==> flow/design.v <==
`timescale 1ns / 1ps
module Register #(parameter [15:0] RESET_VALUE = 16'h0000) (I, E, FunSel, Clock, Reset, Q);
    input wire [15:0] I;
    input wire E;
    input wire [2:0] FunSel;
    input wire Clock;
    input wire Reset;  
    output reg [15:0] Q;
    always @(posedge Clock) begin
        if (~Reset)
            Q <= RESET_VALUE;
        else if(E) begin
            case(FunSel)
                3'b000: Q <= Q - 16'd1;
                3'b001: Q <= Q + 16'd1;
                3'b010: Q <= I;
                3'b011: Q <= 16'b0;
                3'b100: Q <= {8'b0, I[7:0]};
                3'b101: Q[7:0] <= I[7:0];
                3'b110: Q[15:8] <= I[7:0];
                3'b111: Q[15:0] <= { {8{I[7]}}, I[7:0] };
            endcase
        end
    end
endmodule
`timescale 1ns / 1ps
module RegisterFile(I, OutASel, OutBSel, FunSel, RegSel, ScrSel, Clock, Reset, OutA, OutB);
    input wire [15:0] I;
    input wire [2:0] OutASel;
    input wire [2:0] OutBSel;
    input wire [2:0] FunSel;
    input wire [3:0] RegSel;
    input wire [3:0] ScrSel;
    input wire Clock;
    input wire Reset;
    output reg [15:0] OutA;
    output reg [15:0] OutB;
    wire [15:0] R1_Q, R2_Q, R3_Q, R4_Q;
    wire [15:0] S1_Q, S2_Q, S3_Q, S4_Q;
    Register R1(.I(I), .E(~RegSel[3]), .FunSel(FunSel), .Clock(Clock), .Reset(Reset), .Q(R1_Q));
    Register R2(.I(I), .E(~RegSel[2]), .FunSel(FunSel), .Clock(Clock), .Reset(Reset), .Q(R2_Q));
    Register R3(.I(I), .E(~RegSel[1]), .FunSel(FunSel), .Clock(Clock), .Reset(Reset), .Q(R3_Q));
    Register R4(.I(I), .E(~RegSel[0]), .FunSel(FunSel), .Clock(Clock), .Reset(Reset), .Q(R4_Q));
    Register S1(.I(I), .E(~ScrSel[3]), .FunSel(FunSel), .Clock(Clock), .Reset(Reset), .Q(S1_Q));
    Register S2(.I(I), .E(~ScrSel[2]), .FunSel(FunSel), .Clock(Clock), .Reset(Reset), .Q(S2_Q));
    Register S3(.I(I), .E(~ScrSel[1]), .FunSel(FunSel), .Clock(Clock), .Reset(Reset), .Q(S3_Q));
    Register S4(.I(I), .E(~ScrSel[0]), .FunSel(FunSel), .Clock(Clock), .Reset(Reset), .Q(S4_Q));
    always @(*) begin
        case(OutASel)
            3'b000: OutA = R1_Q;
            3'b001: OutA = R2_Q;
            3'b010: OutA = R3_Q;
            3'b011: OutA = R4_Q;
            3'b100: OutA = S1_Q;
            3'b101: OutA = S2_Q;
            3'b110: OutA = S3_Q;
            3'b111: OutA = S4_Q;
        endcase
        case(OutBSel)
            3'b000: OutB = R1_Q;
            3'b001: OutB = R2_Q;
            3'b010: OutB = R3_Q;
            3'b011: OutB = R4_Q;
            3'b100: OutB = S1_Q;
            3'b101: OutB = S2_Q;
            3'b110: OutB = S3_Q;
            3'b111: OutB = S4_Q;
        endcase
    end
endmodule
`timescale 1ns / 1ps
module AddressRegisterFile(I, OutCSel, OutDSel, FunSel, RegSel, Clock, Reset, OutC, OutD);
    input wire [15:0] I;
    input wire [1:0] OutCSel;
    input wire [1:0] OutDSel;
    input wire [2:0] FunSel;
    input wire [2:0] RegSel;
    input Clock;
    input Reset;
    output reg [15:0] OutC;
    output reg [15:0] OutD;
    wire [15:0] PC_Q, AR_Q, SP_Q;
    Register #(.RESET_VALUE(16'd0))   PC(.I(I), .E(~RegSel[2]), .FunSel(FunSel), .Clock(Clock), .Reset(Reset), .Q(PC_Q));
    Register #(.RESET_VALUE(16'd0))   AR(.I(I), .E(~RegSel[1]), .FunSel(FunSel), .Clock(Clock), .Reset(Reset), .Q(AR_Q));
    Register #(.RESET_VALUE(16'd255)) SP(.I(I), .E(~RegSel[0]), .FunSel(FunSel), .Clock(Clock), .Reset(Reset), .Q(SP_Q));
    always @(*) begin
        case(OutCSel)
            2'b00: OutC = PC_Q;
            2'b01: OutC = PC_Q;
            2'b10: OutC = AR_Q;
            2'b11: OutC = SP_Q;
        endcase
        case(OutDSel)
            2'b00: OutD = PC_Q;
            2'b01: OutD = PC_Q;
            2'b10: OutD = AR_Q;
            2'b11: OutD = SP_Q;
        endcase
    end
endmodule
`timescale 1ns / 1ps
module InstructionRegister(I, Write, LH, Clock, Reset, IROut, IRNext);
    input wire [7:0] I;
    input wire Write;
    input wire LH;
    input wire Clock;
    input wire Reset;
    output reg [15:0] IROut;
    output reg [15:0] IRNext;  
    always @(*) begin
        IRNext = IROut;
        if(Write) begin
            case(LH)
                1'b0: IRNext[7:0] = I;
                1'b1: IRNext[15:8] = I;
            endcase
        end
        if (~Reset)
            IRNext = 16'b0;
    end
    always @(posedge Clock) begin
        IROut <= IRNext;
    end
endmodule
`timescale 1ns / 1ps
module ArithmeticLogicUnit(A, B, FunSel, WF, Clock, Reset, ALUOut, FlagsOut, FlagsNext);
    input wire [15:0] A;
    input wire [15:0] B;
    input wire [4:0] FunSel;
    input wire WF;
    input wire Clock;
    input wire Reset;
    output reg [15:0] ALUOut;
    output reg [3:0] FlagsOut;  
    output reg [3:0] FlagsNext;  
    reg Z, C, N, O;
    reg [15:0] comp;  
    always @(*) begin
        C = 1'b0;
        N = 1'b0;
        O = 1'b0;
        comp = ~B;
        ALUOut = 16'b0;
        case(FunSel)
            5'b00000: ALUOut = {8'b0, A[7:0]};
            5'b00001: ALUOut = {8'b0, B[7:0]};
            5'b00010: ALUOut = {8'b0, ~A[7:0]};
            5'b00011: ALUOut = {8'b0, ~B[7:0]};
            5'b00100:  begin  
                ALUOut = 16'b0;
                {C, ALUOut[7:0]} = A[7:0] + B[7:0];
                    if ((~A[7] == ALUOut[7]) && (~B[7] == ALUOut[7]))
                       O = 1;
                   else
                       O = 0;
            end
            5'b00101:  begin  
                ALUOut = 16'b0;
                {C, ALUOut[7:0]} = A[7:0] + B[7:0] + FlagsOut[2];
                    if ((~A[7] == ALUOut[7]) && (~B[7] == ALUOut[7]))
                       O = 1;
                   else
                       O = 0;
            end
            5'b00110: begin  
                ALUOut = 16'b0;
                {C, ALUOut[7:0]} = A[7:0] + comp[7:0] + 1;
                if ((~A[7] == ALUOut[7]) && (B[7] == ALUOut[7]))
                    O = 1;
                else
                    O = 0;
            end
            5'b00111: ALUOut = {8'b0, A[7:0] & B[7:0]};
            5'b01000: ALUOut = {8'b0, A[7:0] | B[7:0]};
            5'b01001: ALUOut = {8'b0, A[7:0] ^ B[7:0]};
            5'b01010: ALUOut = {8'b0, ~(A[7:0] & B[7:0])};
            5'b01011: begin  
                ALUOut = {8'b0, A[6:0], 1'b0};
                C = A[7];
            end
            5'b01100: begin  
                ALUOut = {8'b0, 1'b0, A[7:1]};
                C = A[0];
            end
            5'b01101: begin  
                ALUOut = {8'b0, A[7], A[7:1]};
                C = A[0];
            end
            5'b01110: begin  
                C = A[7];
                ALUOut = {8'b0, A[6:0], FlagsOut[2]};
            end
            5'b01111: begin  
                C = A[0];
                ALUOut = {8'b0, FlagsOut[2], A[7:1]};
            end
            5'b10000: ALUOut = A;
            5'b10001: ALUOut = B;
            5'b10010: ALUOut = ~A;
            5'b10011: ALUOut = ~B;
            5'b10100: begin  
                {C, ALUOut} = A + B;
                if ((~A[15] == ALUOut[15]) && (~B[15] == ALUOut[15]))
                    O = 1;
                else
                    O = 0;
            end
            5'b10101: begin  
                {C, ALUOut} = A + B + FlagsOut[2];
                if ((~A[15] == ALUOut[15]) && (~B[15] == ALUOut[15]))
                    O = 1;
                else
                    O = 0;
            end
            5'b10110: begin  
                {C, ALUOut} = A + comp + 1;
                if ((~A[15] == ALUOut[15]) && (B[15] == ALUOut[15]))
                    O = 1;
                else
                    O = 0;
            end
            5'b10111: ALUOut = A & B;
            5'b11000: ALUOut = A | B;
            5'b11001: ALUOut = A ^ B;
            5'b11010: ALUOut = ~(A & B);
            5'b11011: begin  
                ALUOut = {A[14:0], 1'b0};
                C = A[15];
            end
            5'b11100: begin  
                ALUOut = {1'b0, A[15:1]};
                C = A[0];
            end
            5'b11101: begin  
                ALUOut = {A[15], A[15:1]};
                C = A[0];
            end
            5'b11110: begin  
                C = A[15];
                ALUOut = {A[14:0], FlagsOut[2]};
            end
            5'b11111: begin  
                C = A[0];
                ALUOut = {FlagsOut[2], A[15:1]};
            end
        endcase
        if ((FunSel[4] && ALUOut == 16'b0) || (~FunSel[4] && ALUOut[7:0] == 8'b0))
            Z = 1;
        else
            Z = 0;
        if ((FunSel != 5'b01101) && (FunSel != 5'b11101)) begin
            if ((FunSel[4] && ALUOut[15]) || (~FunSel[4] && ALUOut[7]))
                N = 1;
            else
                N = 0;
        end
    end
    always @(*) begin
        FlagsNext = FlagsOut;
        if(WF) begin
            case (FunSel[3:0])
                4'b0100: begin
                    FlagsNext[0] = O;
                    FlagsNext[2] = C;
                end
                4'b0101: begin
                    FlagsNext[0] = O;
                    FlagsNext[2] = C;
                end
                4'b0110: begin
                    FlagsNext[0] = O;
                    FlagsNext[2] = C;
                end
                4'b1011: FlagsNext[2] = C;
                4'b1100: FlagsNext[2] = C;
                4'b1101: FlagsNext[2] = C;
                4'b1110: FlagsNext[2] = C;
                4'b1111: FlagsNext[2] = C;
                default: ;
            endcase
            if ((FunSel != 5'b01101) && (FunSel != 5'b11101))
                FlagsNext[1] = N;
            FlagsNext[3] = Z;
        end
        if (~Reset)
            FlagsNext = 4'b0;
    end
    always @(posedge Clock) begin
        FlagsOut <= FlagsNext;
    end
endmodule
`timescale 1ns / 1ps
module ArithmeticLogicUnitSystem(
    RF_OutASel, RF_OutBSel, RF_FunSel, RF_RegSel, RF_ScrSel, ALU_FunSel, ALU_WF, ARF_OutCSel,
    ARF_OutDSel, ARF_FunSel, ARF_RegSel, IR_LH, IR_Write, Mem_WR, Mem_CS, MuxASel, MuxBSel, MuxCSel, Clock,
    Reset, MemData, Address, MuxCOut, IRNext, FlagsNext
    );
    input wire [2:0] RF_OutASel, RF_OutBSel, RF_FunSel;
    input wire [3:0] RF_RegSel, RF_ScrSel;
    input wire [4:0] ALU_FunSel;
    input wire ALU_WF;
    input wire [1:0] ARF_OutCSel, ARF_OutDSel;
    input wire [2:0] ARF_FunSel, ARF_RegSel;
    input wire IR_LH, IR_Write;
    input wire Mem_WR, Mem_CS;
    input wire [1:0] MuxASel, MuxBSel;
    input wire MuxCSel;
    input wire Clock;
    input wire Reset;
    input wire [7:0] MemData;
    output wire [15:0] Address;
    output reg [7:0] MuxCOut;
    output wire [15:0] IRNext;
    output wire [3:0] FlagsNext;
    reg [15:0] MuxAOut, MuxBOut;
    wire [15:0] OutA, OutB, OutC;
    wire [15:0] ALUOut;
    wire [15:0] IRFull;
    wire [7:0] IROut;
    wire [3:0] FlagsOut;
    wire [7:0] MemOut;
    assign MemOut = (~Mem_WR && ~Mem_CS) ? MemData : 8'h00;
    assign IROut = IRFull[7:0];
    RegisterFile RF(.I(MuxAOut), .OutASel(RF_OutASel), .OutBSel(RF_OutBSel), .FunSel(RF_FunSel),
        .RegSel(RF_RegSel), .ScrSel(RF_ScrSel), .Clock(Clock), .Reset(Reset), .OutA(OutA), .OutB(OutB));
    AddressRegisterFile ARF(.I(MuxBOut), .OutCSel(ARF_OutCSel), .OutDSel(ARF_OutDSel), .FunSel(ARF_FunSel),
        .RegSel(ARF_RegSel), .Clock(Clock), .Reset(Reset), .OutC(OutC), .OutD(Address));
    InstructionRegister IR(.I(MemOut), .Write(IR_Write), .LH(IR_LH), .Clock(Clock), .Reset(Reset),
        .IROut(IRFull), .IRNext(IRNext));
    ArithmeticLogicUnit ALU(.A(OutA), .B(OutB), .FunSel(ALU_FunSel), .WF(ALU_WF), .Clock(Clock), .Reset(Reset),
        .ALUOut(ALUOut), .FlagsOut(FlagsOut), .FlagsNext(FlagsNext));
    always @(*) begin
        case(MuxASel)
            2'b00: MuxAOut = ALUOut;
            2'b01: MuxAOut = OutC;
            2'b10: MuxAOut = {8'b0, MemOut};
            2'b11: MuxAOut = {8'b0, IROut};
        endcase
        case(MuxBSel)
            2'b00: MuxBOut = ALUOut;
            2'b01: MuxBOut = OutC;
            2'b10: MuxBOut = {8'b0, MemOut};
            2'b11: MuxBOut = {8'b0, IROut};
        endcase
        case(MuxCSel)
            1'b0: MuxCOut = ALUOut[7:0];
            1'b1: MuxCOut = ALUOut[15:8];
        endcase
    end
endmodule
`timescale 1ns / 1ps
module CPUSystem(Clock, Reset, T, Mem_Address, Mem_WData, Mem_RData, Mem_Read, Mem_Write);
    input wire Clock;
    input wire Reset;
    output wire [7:0] T;
    output wire [15:0] Mem_Address;
    output wire [7:0] Mem_WData;
    input wire [7:0] Mem_RData;
    output wire Mem_Read;
    output wire Mem_Write;
    reg [2:0] RF_OutASel, RF_OutBSel, RF_FunSel;
    reg [3:0] RF_RegSel, RF_ScrSel;
    reg [4:0] ALU_FunSel;
    reg ALU_WF;
    reg [1:0] ARF_OutCSel, ARF_OutDSel;
    reg [2:0] ARF_FunSel, ARF_RegSel;
    reg IR_LH, IR_Write;
    reg Mem_WR, Mem_CS;
    reg [1:0] MuxASel, MuxBSel;
    reg MuxCSel;
    reg [5:0] D;
    reg [1:0] RSEL;
    reg S;
    reg [2:0] DSTREG, SREG1, SREG2;
    reg [7:0] _T;
    reg [7:0] T_n;
    reg [2:0] q_RF_OutASel, q_RF_OutBSel, q_RF_FunSel;
    reg [3:0] q_RF_RegSel, q_RF_ScrSel;
    reg [4:0] q_ALU_FunSel;
    reg q_ALU_WF;
    reg [1:0] q_ARF_OutCSel, q_ARF_OutDSel;
    reg [2:0] q_ARF_FunSel, q_ARF_RegSel;
    reg q_IR_LH, q_IR_Write;
    reg q_Mem_WR, q_Mem_CS;
    reg [1:0] q_MuxASel, q_MuxBSel;
    reg q_MuxCSel;
    reg [5:0] q_D;
    reg [1:0] q_RSEL;
    reg q_S;
    reg [2:0] q_DSTREG, q_SREG1, q_SREG2;
    reg [7:0] q_T;
    reg [7:0] q_Tout;
    wire [15:0] IRNext;
    wire [3:0] FlagsNext;
    ArithmeticLogicUnitSystem _ALUSystem(.RF_OutASel(q_RF_OutASel), .RF_OutBSel(q_RF_OutBSel), .RF_FunSel(q_RF_FunSel),
        .RF_RegSel(q_RF_RegSel), .RF_ScrSel(q_RF_ScrSel), .ALU_FunSel(q_ALU_FunSel), .ALU_WF(q_ALU_WF), .ARF_OutCSel(q_ARF_OutCSel),
        .ARF_OutDSel(q_ARF_OutDSel), .ARF_FunSel(q_ARF_FunSel), .ARF_RegSel(q_ARF_RegSel), .IR_LH(q_IR_LH), .IR_Write(q_IR_Write),
        .Mem_WR(q_Mem_WR), .Mem_CS(q_Mem_CS), .MuxASel(q_MuxASel), .MuxBSel(q_MuxBSel), .MuxCSel(q_MuxCSel), .Clock(Clock),
        .Reset(Reset), .MemData(Mem_RData), .Address(Mem_Address), .MuxCOut(Mem_WData), .IRNext(IRNext), .FlagsNext(FlagsNext)
    );
    assign T = q_Tout;
    assign Mem_Read = ~q_Mem_CS & ~q_Mem_WR;
    assign Mem_Write = ~q_Mem_CS & q_Mem_WR;
    always @(posedge Clock) begin
        q_RF_OutASel <= RF_OutASel; q_RF_OutBSel <= RF_OutBSel; q_RF_FunSel <= RF_FunSel;
        q_RF_RegSel <= RF_RegSel; q_RF_ScrSel <= RF_ScrSel;
        q_ALU_FunSel <= ALU_FunSel; q_ALU_WF <= ALU_WF;
        q_ARF_OutCSel <= ARF_OutCSel; q_ARF_OutDSel <= ARF_OutDSel;
        q_ARF_FunSel <= ARF_FunSel; q_ARF_RegSel <= ARF_RegSel;
        q_IR_LH <= IR_LH; q_IR_Write <= IR_Write;
        q_Mem_WR <= Mem_WR; q_Mem_CS <= Mem_CS;
        q_MuxASel <= MuxASel; q_MuxBSel <= MuxBSel; q_MuxCSel <= MuxCSel;
        q_D <= D; q_RSEL <= RSEL; q_S <= S;
        q_DSTREG <= DSTREG; q_SREG1 <= SREG1; q_SREG2 <= SREG2;
        q_T <= _T; q_Tout <= T_n;
    end
    always @(*) begin
        RF_OutASel = q_RF_OutASel; RF_OutBSel = q_RF_OutBSel; RF_FunSel = q_RF_FunSel;
        RF_RegSel = q_RF_RegSel; RF_ScrSel = q_RF_ScrSel;
        ALU_FunSel = q_ALU_FunSel; ALU_WF = q_ALU_WF;
        ARF_OutCSel = q_ARF_OutCSel; ARF_OutDSel = q_ARF_OutDSel;
        ARF_FunSel = q_ARF_FunSel; ARF_RegSel = q_ARF_RegSel;
        IR_LH = q_IR_LH; IR_Write = q_IR_Write;
        Mem_WR = q_Mem_WR; Mem_CS = q_Mem_CS;
        MuxASel = q_MuxASel; MuxBSel = q_MuxBSel; MuxCSel = q_MuxCSel;
        D = q_D; RSEL = q_RSEL; S = q_S;
        DSTREG = q_DSTREG; SREG1 = q_SREG1; SREG2 = q_SREG2;
        _T = q_T; T_n = q_Tout;
        if (~Reset) begin
            RF_OutASel = 3'b0; RF_OutBSel = 3'b0; RF_FunSel = 3'b0;
            ALU_FunSel = 5'b0; ALU_WF = 1'b0;
            ARF_OutCSel = 2'b0; ARF_OutDSel = 2'b0; ARF_FunSel = 3'b0;
            IR_LH = 1'b0; Mem_WR = 1'b0;
            MuxASel = 2'b0; MuxBSel = 2'b0; MuxCSel = 1'b0;
            D = 6'b0; RSEL = 2'b0; S = 1'b0;
            DSTREG = 3'b0; SREG1 = 3'b0; SREG2 = 3'b0;
            T_n = 8'd0;
            _T = 8'd1;
            IR_Write = 1'b0;
            Mem_CS = 1'b1;
            resetSel();
        end
        else begin
            case (_T)
                8'd1: begin
                    T_n = _T;
                    RF_RegSel = 4'b1111;
                    RF_ScrSel = 4'b1111;
                    Mem_CS = 1'b0;
                    Mem_WR = 1'b0;
                    IR_Write = 1'b1;
                    IR_LH = 1'b0;
                    ARF_OutDSel = 2'b00;
                    ARF_RegSel = 3'b011;
                    ARF_FunSel = 3'b001;
                    _T = 8'd2;
                end
                8'd2: begin
                    T_n = _T;
                    IR_LH = 1'b1;
                    _T = 8'd4;
                end
                8'd4: begin
                    T_n = _T;
                    IR_Write = 1'b0;
                    resetSel();
                    decode(IRNext);
                    case (D)
                        6'h00: branch_1();
                        6'h01: begin
                            if (~FlagsNext[3])
                                branch_1();
                            else _T =  8'd1;
                        end
                        6'h02: begin
                            if (FlagsNext[3])
                                branch_1();
                            else _T =  8'd1;
                        end
                        6'h03: begin
                            inc_dec_sp(1'b0);
                            _T = 8'd8;
                        end
                        6'h04: push_1();
                        6'h05: inc_dec_1();
                        6'h06: inc_dec_1();
                        6'h07: one_sreg_1();
                        6'h08: one_sreg_1();
                        6'h09: one_sreg_1();
                        6'h0A: one_sreg_1();
                        6'h0B: one_sreg_1();
                        6'h0C: two_sreg_1();
                        6'h0D: two_sreg_1();
                        6'h0E: one_sreg_1();
                        6'h0F: two_sreg_1();
                        6'h10: two_sreg_1();
                        6'h11: mov(1'b1);
                        6'h12: ldr_1();
                        6'h13: str_1();
                        6'h14: mov(1'b0);
                        6'h15: two_sreg_1();
                        6'h16: two_sreg_1();
                        6'h17: two_sreg_1();
                        6'h18: one_sreg_1();
                        6'h19: two_sreg_1();
                        6'h1A: two_sreg_1();
                        6'h1B: two_sreg_1();
                        6'h1C: two_sreg_1();
                        6'h1D: two_sreg_1();
                        6'h1E: branch_1();
                        6'h1F: begin
                            inc_dec_sp(1'b0);
                            _T = 8'd8;
                        end
                        6'h20: ldrim();
                        6'h21: strim_1();
                    endcase
                end
                8'd8: begin
                    T_n = _T;
                    resetSel();
                    case (D)
                        6'h00: branch_2();
                        6'h01: branch_2();
                        6'h02: branch_2();
                        6'h03: pop_1();
                        6'h04: push_2();
                        6'h05: inc_dec_2(3'b001);
                        6'h06: inc_dec_2(3'b000);
                        6'h07: one_sreg_2(5'b11011, 1'b0);
                        6'h08: one_sreg_2(5'b11100, 1'b0);
                        6'h09: one_sreg_2(5'b11101, 1'b0);
                        6'h0A: one_sreg_2(5'b11110, 1'b0);
                        6'h0B: one_sreg_2(5'b11111, 1'b0);
                        6'h0C: two_sreg_2();
                        6'h0D: two_sreg_2();
                        6'h0E: one_sreg_2(5'b10010, 1'b0);
                        6'h0F: two_sreg_2();
                        6'h10: two_sreg_2();
                        6'h12: ldr_2();
                        6'h13: str_2();
                        6'h15: two_sreg_2();
                        6'h16: two_sreg_2();
                        6'h17: two_sreg_2();
                        6'h18: one_sreg_2(5'b10000, S);
                        6'h19: two_sreg_2();
                        6'h1A: two_sreg_2();
                        6'h1B: two_sreg_2();
                        6'h1C: two_sreg_2();
                        6'h1D: two_sreg_2();
                        6'h1E: bx_1();
                        6'h1F: bl_1();
                        6'h21: strim_2();
                    endcase
                end
                8'd16: begin
                    T_n = _T;
                    resetSel();
                    case (D)
                        6'h00: branch_3();
                        6'h01: branch_3();
                        6'h02: branch_3();
                        6'h03: pop_2();
                        6'h0C: two_sreg_3(5'b10111, 1'b0);
                        6'h0D: two_sreg_3(5'b11000, 1'b0);
                        6'h0F: two_sreg_3(5'b11001, 1'b0);
                        6'h10: two_sreg_3(5'b11010, 1'b0);
                        6'h15: two_sreg_3(5'b10100, 1'b0);
                        6'h16: two_sreg_3(5'b10101, 1'b0);
                        6'h17: two_sreg_3(5'b10110, 1'b0);
                        6'h19: two_sreg_3(5'b10100, S);
                        6'h1A: two_sreg_3(5'b10110, S);
                        6'h1B: two_sreg_3(5'b10111, S);
                        6'h1C: two_sreg_3(5'b11000, S);
                        6'h1D: two_sreg_3(5'b11001, S);
                        6'h1E: bx_2();
                        6'h1F: bl_2();
                        6'h21: strim_3();
                    endcase
                end
                8'd32: begin
                    T_n = _T;
                    resetSel();
                    case (D)
                        6'h1E: bx_3();
                        6'h1F: bl_3();
                        6'h21: strim_4();
                    endcase
                end
                 8'd64: begin
                    T_n = _T;
                    resetSel();
                    case (D)
                        6'h21: begin
                            strim_5();
                        end
                    endcase
                end
                default: resetSel();
            endcase
        end
    end
    task decode (input [15:0] IR);
    begin
        D = IR[15:10];
        RSEL = IR[9:8];
        S = IR[9];
        DSTREG = IR[8:6];
        SREG1 = IR[5:3];
        SREG2 = IR[2:0];
    end
    endtask
    task resetSel ();
    begin
        Mem_CS = 1'b1;
        ARF_RegSel = 3'b111;
        RF_RegSel = 4'b1111;
        RF_ScrSel = 4'b1111;
    end
    endtask
    task branch_1 ();
    begin
        ARF_OutCSel = 2'b00;  
        MuxASel = 2'b01;  
        RF_ScrSel = 4'b0111;  
        RF_FunSel = 3'b010;
        _T = 8'd8;
        end
    endtask
    task branch_2 ();
    begin
        MuxASel = 2'b11;  
        RF_ScrSel = 4'b1011;  
        RF_FunSel = 3'b111;
        _T = 8'd16;
    end
    endtask
    task branch_3 ();
    begin
        RF_OutASel = 3'b100;  
        RF_OutBSel = 3'b101;  
        MuxBSel = 2'b00;
        ARF_RegSel = 3'b011;  
        ARF_FunSel = 3'b010;
        ALU_FunSel = 5'b10100;
        ALU_WF = 1'b0;
        _T = 8'd1;
    end
    endtask
    task inc_dec_sp (input id);
    begin
        ARF_RegSel = 3'b110;  
        ARF_FunSel = id ? 3'b000 : 3'b001;
    end
    endtask
    task  pop_1 ();
    begin
        Mem_CS = 1'b0;
        Mem_WR = 1'b0;  
        ARF_OutDSel = 2'b11;  
        MuxASel = 2'b10;  
        case (RSEL)
            2'b00: RF_RegSel = 4'b0111;  
            2'b01: RF_RegSel = 4'b1011;  
            2'b10: RF_RegSel = 4'b1101;  
            2'b11: RF_RegSel = 4'b1110;  
        endcase
        RF_FunSel = 3'b100;
        inc_dec_sp(1'b0);
        _T = 8'd16;
    end
    endtask
    task pop_2 ();
    begin
        Mem_CS = 1'b0;
        Mem_WR = 1'b0;  
        ARF_OutDSel = 2'b11;  
        MuxASel = 2'b10;  
        case (RSEL)
            2'b00: RF_RegSel = 4'b0111;  
            2'b01: RF_RegSel = 4'b1011;  
            2'b10: RF_RegSel = 4'b1101;  
            2'b11: RF_RegSel = 4'b1110;  
        endcase
        RF_FunSel = 3'b110;
        _T = 8'd1;
    end
    endtask
    task push_1 ();
    begin
        Mem_CS = 1'b0;
        Mem_WR = 1'b1;  
        ARF_OutDSel = 2'b11;  
        RF_OutASel = {1'b0, RSEL};
        MuxCSel = 1'b1;  
        ALU_FunSel = 5'b10000;
        ALU_WF = 1'b0;
        inc_dec_sp(1'b1);
        _T = 8'd8;
    end
    endtask
    task push_2 ();
    begin
        Mem_CS = 1'b0;
        Mem_WR = 1'b1;  
        ARF_OutDSel = 2'b11;  
        RF_OutASel = {1'b0, RSEL};
        MuxCSel = 1'b0;  
        ALU_FunSel = 5'b10000;
        ALU_WF = 1'b0;
        inc_dec_sp(1'b1);
        _T = 8'd1;
    end
    endtask
    task inc_dec_1 ();
    begin
        if (DSTREG[2]) begin
            case (DSTREG)
                3'b100: RF_RegSel = 4'b0111;  
                3'b101: RF_RegSel = 4'b1011;  
                3'b110: RF_RegSel = 4'b1101;  
                3'b111: RF_RegSel = 4'b1110;  
            endcase
            RF_FunSel = 3'b010;
        end
        else begin
            case (DSTREG)
                3'b000: ARF_RegSel = 3'b011;  
                3'b001: ARF_RegSel = 3'b011;  
                3'b010: ARF_RegSel = 3'b110;  
                3'b011: ARF_RegSel = 3'b101;  
            endcase
            ARF_FunSel = 3'b010;
        end
        if (SREG1[2]) begin
            RF_OutASel = {1'b0, SREG1[1:0]};
            ALU_FunSel = 5'b10000;
            ALU_WF = 1'b0;
            if (DSTREG[2])
                MuxASel = 2'b00;  
            else
                MuxBSel = 2'b00;  
        end
        else begin
            case (SREG1)
                3'b000: ARF_OutCSel = 2'b00;  
                3'b001: ARF_OutCSel = 2'b00;  
                3'b010: ARF_OutCSel = 2'b11;  
                3'b011: ARF_OutCSel = 2'b10;  
            endcase
            if (DSTREG[2])
                MuxASel = 2'b01;  
            else
                MuxBSel = 2'b01;  
        end
        _T = 8'd8;
    end
    endtask
    task inc_dec_2 (input [2:0] opcode);
    begin
        if (DSTREG[2]) begin
            case (DSTREG)
                3'b100: RF_RegSel = 4'b0111;  
                3'b101: RF_RegSel = 4'b1011;  
                3'b110: RF_RegSel = 4'b1101;  
                3'b111: RF_RegSel = 4'b1110;  
            endcase
            RF_FunSel = opcode;
        end
        else begin
            case (DSTREG)
                3'b000: ARF_RegSel = 3'b011;  
                3'b001: ARF_RegSel = 3'b011;  
                3'b010: ARF_RegSel = 3'b110;  
                3'b011: ARF_RegSel = 3'b101;  
            endcase
            ARF_FunSel = opcode;
        end
        _T = 8'd1;
    end
    endtask
    task one_sreg_1 ();
    begin
        if (~SREG1[2]) begin
            case (SREG1)
                3'b000: ARF_OutCSel = 2'b00;  
                3'b001: ARF_OutCSel = 2'b00;  
                3'b010: ARF_OutCSel = 2'b11;  
                3'b011: ARF_OutCSel = 2'b10;  
            endcase
            RF_ScrSel = 4'b0111;  
            MuxASel = 2'b01;  
            RF_FunSel = 3'b010;
        end
        _T = 8'd8;
    end
    endtask
    task one_sreg_2 (input [4:0] opcode, input s);
    begin
        if (SREG1[2])
            RF_OutASel = {1'b0, SREG1[1:0]};
        else
            RF_OutASel = 3'b100;  
        if (DSTREG[2]) begin
            case (DSTREG)
                3'b100: RF_RegSel = 4'b0111;  
                3'b101: RF_RegSel = 4'b1011;  
                3'b110: RF_RegSel = 4'b1101;  
                3'b111: RF_RegSel = 4'b1110;  
            endcase
            RF_FunSel = 3'b010;
            MuxASel = 2'b00;  
        end
        else begin
            case (DSTREG)
                3'b000: ARF_RegSel = 3'b011;  
                3'b001: ARF_RegSel = 3'b011;  
                3'b010: ARF_RegSel = 3'b110;  
                3'b011: ARF_RegSel = 3'b101;  
            endcase
            ARF_FunSel = 3'b010;
            MuxBSel = 2'b00;  
        end
        ALU_FunSel = opcode;
        ALU_WF = s;
        _T = 8'd1;
    end
    endtask
    task two_sreg_1 ();
    begin
        if (~SREG1[2]) begin
            case (SREG1)
                3'b000: ARF_OutCSel = 2'b00;  
                3'b001: ARF_OutCSel = 2'b00;  
                3'b010: ARF_OutCSel = 2'b11;  
                3'b011: ARF_OutCSel = 2'b10;  
            endcase
            RF_ScrSel = 4'b0111;  
            MuxASel = 2'b01;  
            RF_FunSel = 3'b010;
        end
        _T = 8'd8;
    end
    endtask
    task two_sreg_2 ();
    begin
       if (~SREG2[2]) begin
            case (SREG2)
                3'b000: ARF_OutCSel = 2'b00;  
                3'b001: ARF_OutCSel = 2'b00;  
                3'b010: ARF_OutCSel = 2'b11;  
                3'b011: ARF_OutCSel = 2'b10;  
            endcase
            RF_ScrSel = 4'b1011;  
            MuxASel = 2'b01;  
            RF_FunSel = 3'b010;
        end
        _T = 8'd16;
    end
    endtask
    task two_sreg_3 (input [4:0] opcode, input s);
    begin
        if (SREG1[2]) 
            RF_OutASel = {1'b0, SREG1[1:0]};
        else
            RF_OutASel = 3'b100;  
        if (SREG2[2])
            RF_OutBSel = {1'b0, SREG2[1:0]};
        else
            RF_OutBSel = 3'b101;  
        if (DSTREG[2]) begin
            case (DSTREG)
                3'b100: RF_RegSel = 4'b0111;  
                3'b101: RF_RegSel = 4'b1011;  
                3'b110: RF_RegSel = 4'b1101;  
                3'b111: RF_RegSel = 4'b1110;  
            endcase
            RF_FunSel = 3'b010;
            MuxASel = 2'b00;  
        end
        else begin
            case (DSTREG)
                3'b000: ARF_RegSel = 3'b011;  
                3'b001: ARF_RegSel = 3'b011;  
                3'b010: ARF_RegSel = 3'b110;  
                3'b011: ARF_RegSel = 3'b101;  
            endcase
            ARF_FunSel = 3'b010;
            MuxBSel = 2'b00;  
        end
        ALU_FunSel = opcode;
        ALU_WF = s;
        _T = 8'd1;
    end
    endtask
    task mov (input lh);
    begin
        case(RSEL)
            2'b00: RF_RegSel = 4'b0111;  
            2'b01: RF_RegSel = 4'b1011;  
            2'b10: RF_RegSel = 4'b1101;  
            2'b11: RF_RegSel = 4'b1110;  
        endcase
        RF_FunSel = lh ? 3'b110 : 3'b101;
        MuxASel = 2'b11;  
        _T = 8'd1;
    end
    endtask
    task ldr_1 ();
    begin
        Mem_CS = 1'b0;
        Mem_WR = 1'b0;  
        ARF_OutDSel = 2'b10;  
        MuxASel = 2'b10;  
        case (RSEL)
            2'b00: RF_RegSel = 4'b0111;  
            2'b01: RF_RegSel = 4'b1011;  
            2'b10: RF_RegSel = 4'b1101;  
            2'b11: RF_RegSel = 4'b1110;  
        endcase
        RF_FunSel = 3'b100;
        inc_dec_sp(1'b0);
        _T = 8'd8;
    end
    endtask
    task ldr_2 ();
    begin
        Mem_CS = 1'b0;
        Mem_WR = 1'b0;  
        ARF_OutDSel = 2'b10;  
        MuxASel = 2'b10;  
        case (RSEL)
            2'b00: RF_RegSel = 4'b0111;  
            2'b01: RF_RegSel = 4'b1011;  
            2'b10: RF_RegSel = 4'b1101;  
            2'b11: RF_RegSel = 4'b1110;  
        endcase
        RF_FunSel = 3'b110;
        inc_dec_sp(1'b1);
        _T = 8'd1;
    end
    endtask
    task str_1 ();
    begin
        Mem_CS = 1'b0;
        Mem_WR = 1'b1;  
        ARF_OutDSel = 2'b10;  
        RF_OutASel = {1'b0, RSEL};
        MuxCSel = 1'b0;  
        ALU_FunSel = 5'b10000;
        ALU_WF = 1'b0;
        inc_dec_sp(1'b0);
        _T = 8'd8;
    end
    endtask
    task str_2 ();
    begin
        Mem_CS = 1'b0;
        Mem_WR = 1'b1;  
        ARF_OutDSel = 2'b10;  
        RF_OutASel = {1'b0, RSEL};
        MuxCSel = 1'b1;  
        ALU_FunSel = 5'b10000;
        ALU_WF = 1'b0;
        inc_dec_sp(1'b1);
        _T = 8'd1;
    end
    endtask
    task bx_1 ();
    begin
        Mem_CS = 1'b0;
        Mem_WR = 1'b1;  
        ARF_OutDSel = 2'b11;  
        RF_OutASel = 3'b100;  
        MuxCSel = 1'b1;  
        ALU_FunSel = 5'b10000;
        ALU_WF = 1'b0;
        inc_dec_sp(1'b1);
        _T = 8'd16;
    end
    endtask
    task bx_2 ();
    begin
        Mem_CS = 1'b0;
        Mem_WR = 1'b1;  
        ARF_OutDSel = 2'b11;  
        RF_OutASel = 3'b100;  
        MuxCSel = 1'b0;  
        ALU_FunSel = 5'b10000;
        ALU_WF = 1'b0;
        inc_dec_sp(1'b1);
        _T = 8'd32;
    end
    endtask
    task bx_3 ();
    begin
        ARF_RegSel = 3'b011;  
        ARF_FunSel = 3'b010;
        RF_OutASel = {1'b0, RSEL};
        MuxBSel = 2'b00;  
        ALU_FunSel = 5'b10000;
        ALU_WF = 1'b0;
        _T = 8'd1;
    end
    endtask
    task bl_1 ();
    begin
        Mem_CS = 1'b0;
        Mem_WR = 1'b0;  
        ARF_OutDSel = 2'b11;  
        MuxBSel = 2'b10;  
        RF_ScrSel = 4'b0111;  
        RF_FunSel = 3'b100;
        inc_dec_sp(1'b0);
        _T = 8'd16;
    end
    endtask
    task bl_2 ();
    begin
        Mem_CS = 1'b0;
        Mem_WR = 1'b0;  
        ARF_OutDSel = 2'b11;  
        MuxBSel = 2'b10;  
        RF_ScrSel = 4'b0111;  
        RF_FunSel = 3'b110;
        _T = 8'd32;
    end
    endtask
    task bl_3 ();
    begin
        ARF_RegSel = 3'b011;  
        ARF_FunSel = 3'b010;
        RF_OutASel = 3'b100;  
        MuxBSel = 2'b00;  
        ALU_FunSel = 5'b10000;
        ALU_WF = 1'b0;
        _T = 8'd1;
    end
    endtask
    task ldrim ();
    begin
        case (RSEL)
            2'b00: RF_RegSel = 4'b0111;  
            2'b01: RF_RegSel = 4'b1011;  
            2'b10: RF_RegSel = 4'b1101;  
            2'b11: RF_RegSel = 4'b1110;  
        endcase
        RF_FunSel = 3'b100;
        MuxASel = 2'b11;  
        _T = 8'd1;
    end
    endtask
    task strim_1 ();
    begin
        RF_ScrSel = 4'b0111;  
        RF_FunSel = 3'b010;
        ARF_OutCSel = 2'b10;  
        MuxASel = 2'b01;  
        _T = 8'd8;
    end
    endtask
    task strim_2 ();
    begin
        RF_ScrSel = 4'b1011;  
        RF_FunSel = 3'b010;
        MuxASel = 2'b11;  
        _T = 8'd16;
    end
    endtask
    task strim_3 ();
    begin
        RF_OutASel = 3'b100;  
        RF_OutBSel = 3'b101;  
        ALU_FunSel = 5'b10100;
        ALU_WF = 1'b0;
        ARF_RegSel = 3'b101;  
        ARF_FunSel = 3'b010;
        MuxBSel = 2'b00;  
        _T = 8'd32;
    end
    endtask
    task strim_4 ();
    begin
        Mem_CS = 1'b0;
        Mem_WR = 1'b1;  
        ARF_OutDSel = 2'b10;  
        RF_OutASel = {1'b0, RSEL};
        MuxCSel = 1'b0;  
        ALU_FunSel = 5'b10000;
        ALU_WF = 1'b0;
        ARF_RegSel = 3'b101;  
        ARF_FunSel = 3'b001;
        _T = 8'd64;
    end
    endtask
    task strim_5 ();
    begin
        Mem_CS = 1'b0;
        Mem_WR = 1'b1;  
        ARF_OutDSel = 2'b10;  
        RF_OutASel = {1'b0, RSEL};
        MuxCSel = 1'b1;  
        ALU_FunSel = 5'b10000;
        ALU_WF = 1'b0;
        ARF_RegSel = 3'b101;  
        ARF_FunSel = 3'b001;
        _T = 8'd1;
    end
    endtask
endmodule
Tool chain data of CPUSystem:

Tool output for the design above, in the order of the flow.
Lines are those of the file above, counted from 1.
Operators: Yosys type, input widths -> output width; for muxes data width and select width s.
A cell with n/a has no value.

* design top: CPUSystem
* clock input: Clock
* cell library: sky130hd
* timing corner: tt_025C_1v80

After elaboration:

Counts by Yosys on the flattened word-level netlist (proc, flatten, opt, wreduce; memories kept). Register bits leave out memories and registers merged into their read ports (data or address). Print and check cells are left out.

* register bits: 272
* output and inout bits: 34
* cells after elaboration: 700

* add/sub/neg operators: 30
* equal/unequal tests: 245
* muxes and demuxes: 187
* bitwise operators: 34
* reductions and logical operators: 153

Operators by type and width (count)
* $pmux 8 s6: 11
* $pmux 8 s4: 12
* $pmux 16 s8: 2
* $pmux 8 s26: 1
* $eq 6x5->1 const B: 30
* $add 16x1->16 const B: 11
* $sub 16x1->16 const B: 11
* $pmux 8 s16: 1
* $pmux 16 s4: 2
* $pmux 4 s4: 7
* $eq 6x4->1 const B: 16
* $pmux 16 s3: 2
* $pmux 8 s2: 6
* $eq 5x5->1 const B: 16
* $ne 3x3->1 const B: 25
* $eq 3x3->1 const B: 24
* $reduce_or 2->1: 31
* $mux 3: 20
* $pmux 8 s7: 1
* $pmux 3 s3: 6
* $pmux 3 s2: 9
* $not 16->16: 3
* $reduce_or 16->1: 3
* $eq 3x2->1 const B: 16
* $eq 6x3->1 const B: 8
* $pmux 3 s8: 2
* $reduce_and 2->1: 23
* $mux 2: 22

Other operator kinds: 107; their cells: 328.

Depth:

Yosys ltp: most cells in a row. Word level: on the elaborated netlist, between registers, memories and ports. Mapped: between sequential cells and ports; inverters and the memories' decode and read muxes count.

* word-level depth: 15
* ABC_AREA: 0
* gate-level depth with buffers: 24

Mapped cells and area:

Yosys stat after the flow's synthesis: flattened, memories mapped to cells. It holds for the ABC_AREA given above (unset counts as 0); a run with the other value may have another netlist.
The area totals of this step are shown rounded.

Cells by type
* sky130_fd_sc_hd__dfxtp_1: count 237, total area 4744.55 µm²
* sky130_fd_sc_hd__a21oi_1: count 311, total area 1.56E+03 µm²
* sky130_fd_sc_hd__nand2_1: count 408, total area 1.53E+03 µm²
* sky130_fd_sc_hd__o21ai_0: count 295, total area 1.48E+03 µm²
* sky130_fd_sc_hd__nor2_1: count 325, total area 1219.92 µm²
* sky130_fd_sc_hd__clkbuf_1: count 280, total area 1.05E+03 µm²
* sky130_fd_sc_hd__ha_1: count 68, total area 850.816 µm²
* sky130_fd_sc_hd__nand3_1: count 152, total area 760.73 µm²
* sky130_fd_sc_hd__xnor2_1: count 85, total area 744.464 µm²
* sky130_fd_sc_hd__mux2i_1: count 65, total area 650.624 µm²
* sky130_fd_sc_hd__a22oi_1: count 71, total area 533.011 µm²
* sky130_fd_sc_hd__nor3_1: count 98, total area 490.47 µm²
* sky130_fd_sc_hd__or3_1: count 71, total area 444.176 µm²
* sky130_fd_sc_hd__inv_1: count 111, total area 416.65 µm²
* sky130_fd_sc_hd__a31oi_1: count 62, total area 387.872 µm²
* sky130_fd_sc_hd__a221oi_1: count 42, total area 367.853 µm²
* sky130_fd_sc_hd__o221ai_1: count 41, total area 359.094 µm²
* sky130_fd_sc_hd__a211oi_1: count 47, total area 352.838 µm²

Other cell types: 91; their cells: 813.

* mapped cells: 3582
* mapped area: 24300 µm²
* area of sequential cells: 4740 µm²
* flip-flop cells: 237
* buffers: 352

By module: a second synthesis without flattening, with its own total; a netlist apart from the flattened one above.

* cells (unflattened synthesis): 4835
* area total of the unflattened synthesis: 34700 µm²

Each row is one instance without its submodules.

By module
* Register: instances 8, cells 247, area 1790 µm²
* CPUSystem: instances 1, cells 785, area 5560 µm²
* ArithmeticLogicUnit: instances 1, cells 749, area 5000 µm²
* Register (RESET_VALUE=0): instances 2, cells 247, area 1790 µm²
* RegisterFile: instances 1, cells 308, area 2140 µm²
* Register (RESET_VALUE=255): instances 1, cells 277, area 1880 µm²
* ArithmeticLogicUnitSystem: instances 1, cells 75, area 868 µm²
* AddressRegisterFile: instances 1, cells 109, area 702 µm²
* InstructionRegister: instances 1, cells 62, area 621 µm²

Worst setup path after synthesis:

OpenSTA on the mapped netlist: ideal clock, no wires. The path of least setup slack (recovery checks aside). Input and output delay are each 20% of the period. Register names are those of the netlist, which keeps one name where synthesis merged equal registers.

* path type: register to output
* start: register q_RF_OutBSel[2]
* end: output port Mem_WData[7]
* clock period: 12.0 ns
* arrival time: 3.925 ns
* data required time: 9.600 ns
* path slack: 5.675 ns
* delay of the path: 3.925 ns
* stages: 19
* synthesis period reached: 6.325 ns

"delay of the path" = arrival - input delay + setup time.
At an output port there is no setup time.
"stages" counts driving pins, that of a launching flip-flop among them; a cell with two outputs on the path counts twice.
"synthesis period reached" = period - worst setup slack (recovery checks aside). The figure is calculated, with input and output delays left at 20% of the set period.
The rows between start and end are the longest chain of elaborated cells between them; the timing report does not say that the signal goes this way. Where chains are equally long, one stands for them.
A line is the first line of the expression or statement that the cell stems from. Yosys adds cells for indexed reads and writes and turns some case tables into memories.

* cell sequence: sky130_fd_sc_hd__dfxtp_1 sky130_fd_sc_hd__buf_4 sky130_fd_sc_hd__nor2b_1 sky130_fd_sc_hd__buf_6 sky130_fd_sc_hd__a22o_1 sky130_fd_sc_hd__a221o_1 sky130_fd_sc_hd__o21a_1 sky130_fd_sc_hd__ha_1 sky130_fd_sc_hd__buf_2 sky130_fd_sc_hd__inv_1 sky130_fd_sc_hd__a221oi_2 sky130_fd_sc_hd__nand4_1 sky130_fd_sc_hd__a31o_1 sky130_fd_sc_hd__a311oi_2 sky130_fd_sc_hd__or3_1 sky130_fd_sc_hd__a21oi_1 sky130_fd_sc_hd__or4_1 sky130_fd_sc_hd__a21oi_2 sky130_fd_sc_hd__mux2i_1
* length of the longest elaborated chain: 7

RTL lines, path post-synthesis
* from (decl): RTL line 377 `reg [2:0] q_RF_OutASel, q_RF_OutBSel, q_RF_FunSel;`
* from (assign): RTL line 405 `q_RF_OutASel <= RF_OutASel; q_RF_OutBSel <= RF_OutBSel; q_RF_FunSel <= RF_FunSel;`
* $eq 3x3->1: RTL line 59 `case(OutBSel)`
* $pmux 16 s8: RTL line 59
* $not 16->16: RTL line 142 `comp = ~B;`
* $add 16x16->17: RTL line 216 `{C, ALUOut} = A + comp + 1;`
* $add 17x1->17: RTL line 216
* $pmux 8 s16: RTL line 144 `case(FunSel)`
* $pmux 8 s2: RTL line 345 `case(MuxCSel)`
* to (decl): RTL line 357 `output wire [7:0] Mem_WData;`

Worst path after layout:

From the final timing report of run 1: the path of least setup slack in the routed layout; clock arrival at registers is part of the times.

* path type: register to output
* start: register q_RF_OutASel[2]
* end: output port Mem_WData[3]
* clock period: 7.06 ns
* arrival time: 5.43 ns
* data required time: 5.65 ns
* path slack: 0.22 ns
* stages: 17

The rows between start and end are the longest chain of elaborated cells between them; the timing report does not say that the signal goes this way. Where chains are equally long, one stands for them.

* cell sequence: sky130_fd_sc_hd__dfxtp_4 sky130_fd_sc_hd__buf_4 sky130_fd_sc_hd__or3_1 sky130_fd_sc_hd__o22a_1 sky130_fd_sc_hd__ha_1 sky130_fd_sc_hd__fa_1 sky130_fd_sc_hd__a21oi_1 sky130_fd_sc_hd__o211ai_1 sky130_fd_sc_hd__buf_4 sky130_fd_sc_hd__buf_4 sky130_fd_sc_hd__xnor2_2 sky130_fd_sc_hd__nand3_1 sky130_fd_sc_hd__or3_1 sky130_fd_sc_hd__or2_0 sky130_fd_sc_hd__o211a_1 sky130_fd_sc_hd__a21oi_1 sky130_fd_sc_hd__clkdlybuf4s50_1
* length of the longest elaborated chain: 6

RTL lines, path post-layout
* from (decl): RTL line 377 `reg [2:0] q_RF_OutASel, q_RF_OutBSel, q_RF_FunSel;`
* from (assign): RTL line 405 `q_RF_OutASel <= RF_OutASel; q_RF_OutBSel <= RF_OutBSel; q_RF_FunSel <= RF_FunSel;`
* $eq 3x3->1: RTL line 49 `case(OutASel)`
* $pmux 16 s8: RTL line 49
* $add 16x16->17: RTL line 216 `{C, ALUOut} = A + comp + 1;`
* $add 17x1->17: RTL line 216
* $pmux 8 s16: RTL line 144 `case(FunSel)`
* $pmux 8 s2: RTL line 345 `case(MuxCSel)`
* to (decl): RTL line 357 `output wire [7:0] Mem_WData;`

Wiki page: CPUSystem / flow data

Record of 3 stored runs of the RTL-to-layout flow on CPUSystem, platform sky130hd. The runs are unordered. Constraints: input delay and output delay 20% of the set period each, output load 0.01 pF.
"achieved period" = clock period - worst setup slack. The figure is calculated, with input and output delays left at 20% of the set period.
"critical path time" = time allowed to the worst setup path (clock period - input delay - output delay, where it has them) - its slack; a late launch clock adds to it, a late capture clock takes from it.
"power consumption" is the tool's figure for a default switching activity; nothing was simulated.
The measured numbers are rounded.

### Run 1

Settings: `ABC_AREA=0`, `CAP_MARGIN=40`, `CELL_PAD_IN_SITES_DETAIL_PLACEMENT=1`, `CORE_ASPECT_RATIO=0.89`, `CORE_UTILIZATION=41`, `CTS_CLUSTER_DIAMETER=92`, `CTS_CLUSTER_SIZE=20`, `HOLD_SLACK_MARGIN=0.03`, `MAX_ROUTING_LAYER=met4`, `MIN_ROUTING_LAYER=met1`, `PLACE_DENSITY_LB_ADDON=0.09`, `SLEW_MARGIN=25`, `period_ns=7.06`, `CORE_MARGIN=2`

- Standard-cell area after layout: 26200 µm²
- Setup slack of the worst path: 0.222 ns
- Chip area after synthesis (Yosys): 24300 µm²
- Die footprint: 61200 µm²
- Achieved period: 6.838 ns
- Critical path time: 5.43 ns
- Class of the worst setup path: register to output
- Sum of negative setup slack: 0.000 ns
- Worst hold slack in the final report: 0.472 ns
- Utilization after routing: 0.445
- Power consumption: 5.53 mW

### Run 2

Settings: `CORE_UTILIZATION=40`, `period_ns=16.5`, `CAP_MARGIN=20`, `CORE_MARGIN=2`, `SLEW_MARGIN=20`

- Sum of negative setup slack: 0.000 ns
- Setup slack of the worst path: 6.52 ns
- Die footprint: 62700 µm²
- Power consumption: 2.36 mW
- Achieved period: 9.982 ns
- Critical path time: 6.68 ns
- Class of the worst setup path: register to output
- Chip area after synthesis (Yosys): 24300 µm²
- Standard-cell area after layout: 25500 µm²
- Worst hold slack in the final report: 0.461 ns
- Utilization after routing: 0.425

### Run 3

Settings: `ABC_AREA=0`, `CAP_MARGIN=35`, `CELL_PAD_IN_SITES_DETAIL_PLACEMENT=0`, `CORE_ASPECT_RATIO=0.91`, `CORE_UTILIZATION=50`, `CTS_CLUSTER_SIZE=44`, `GPL_ROUTABILITY_DRIVEN=1`, `GPL_TIMING_DRIVEN=1`, `MIN_ROUTING_LAYER=met2`, `PLACE_DENSITY_LB_ADDON=0.19`, `SETUP_SLACK_MARGIN=0.81`, `period_ns=11.0`, `CORE_MARGIN=2`, `SLEW_MARGIN=20`

No final report: routing broke off with GRT-0116.
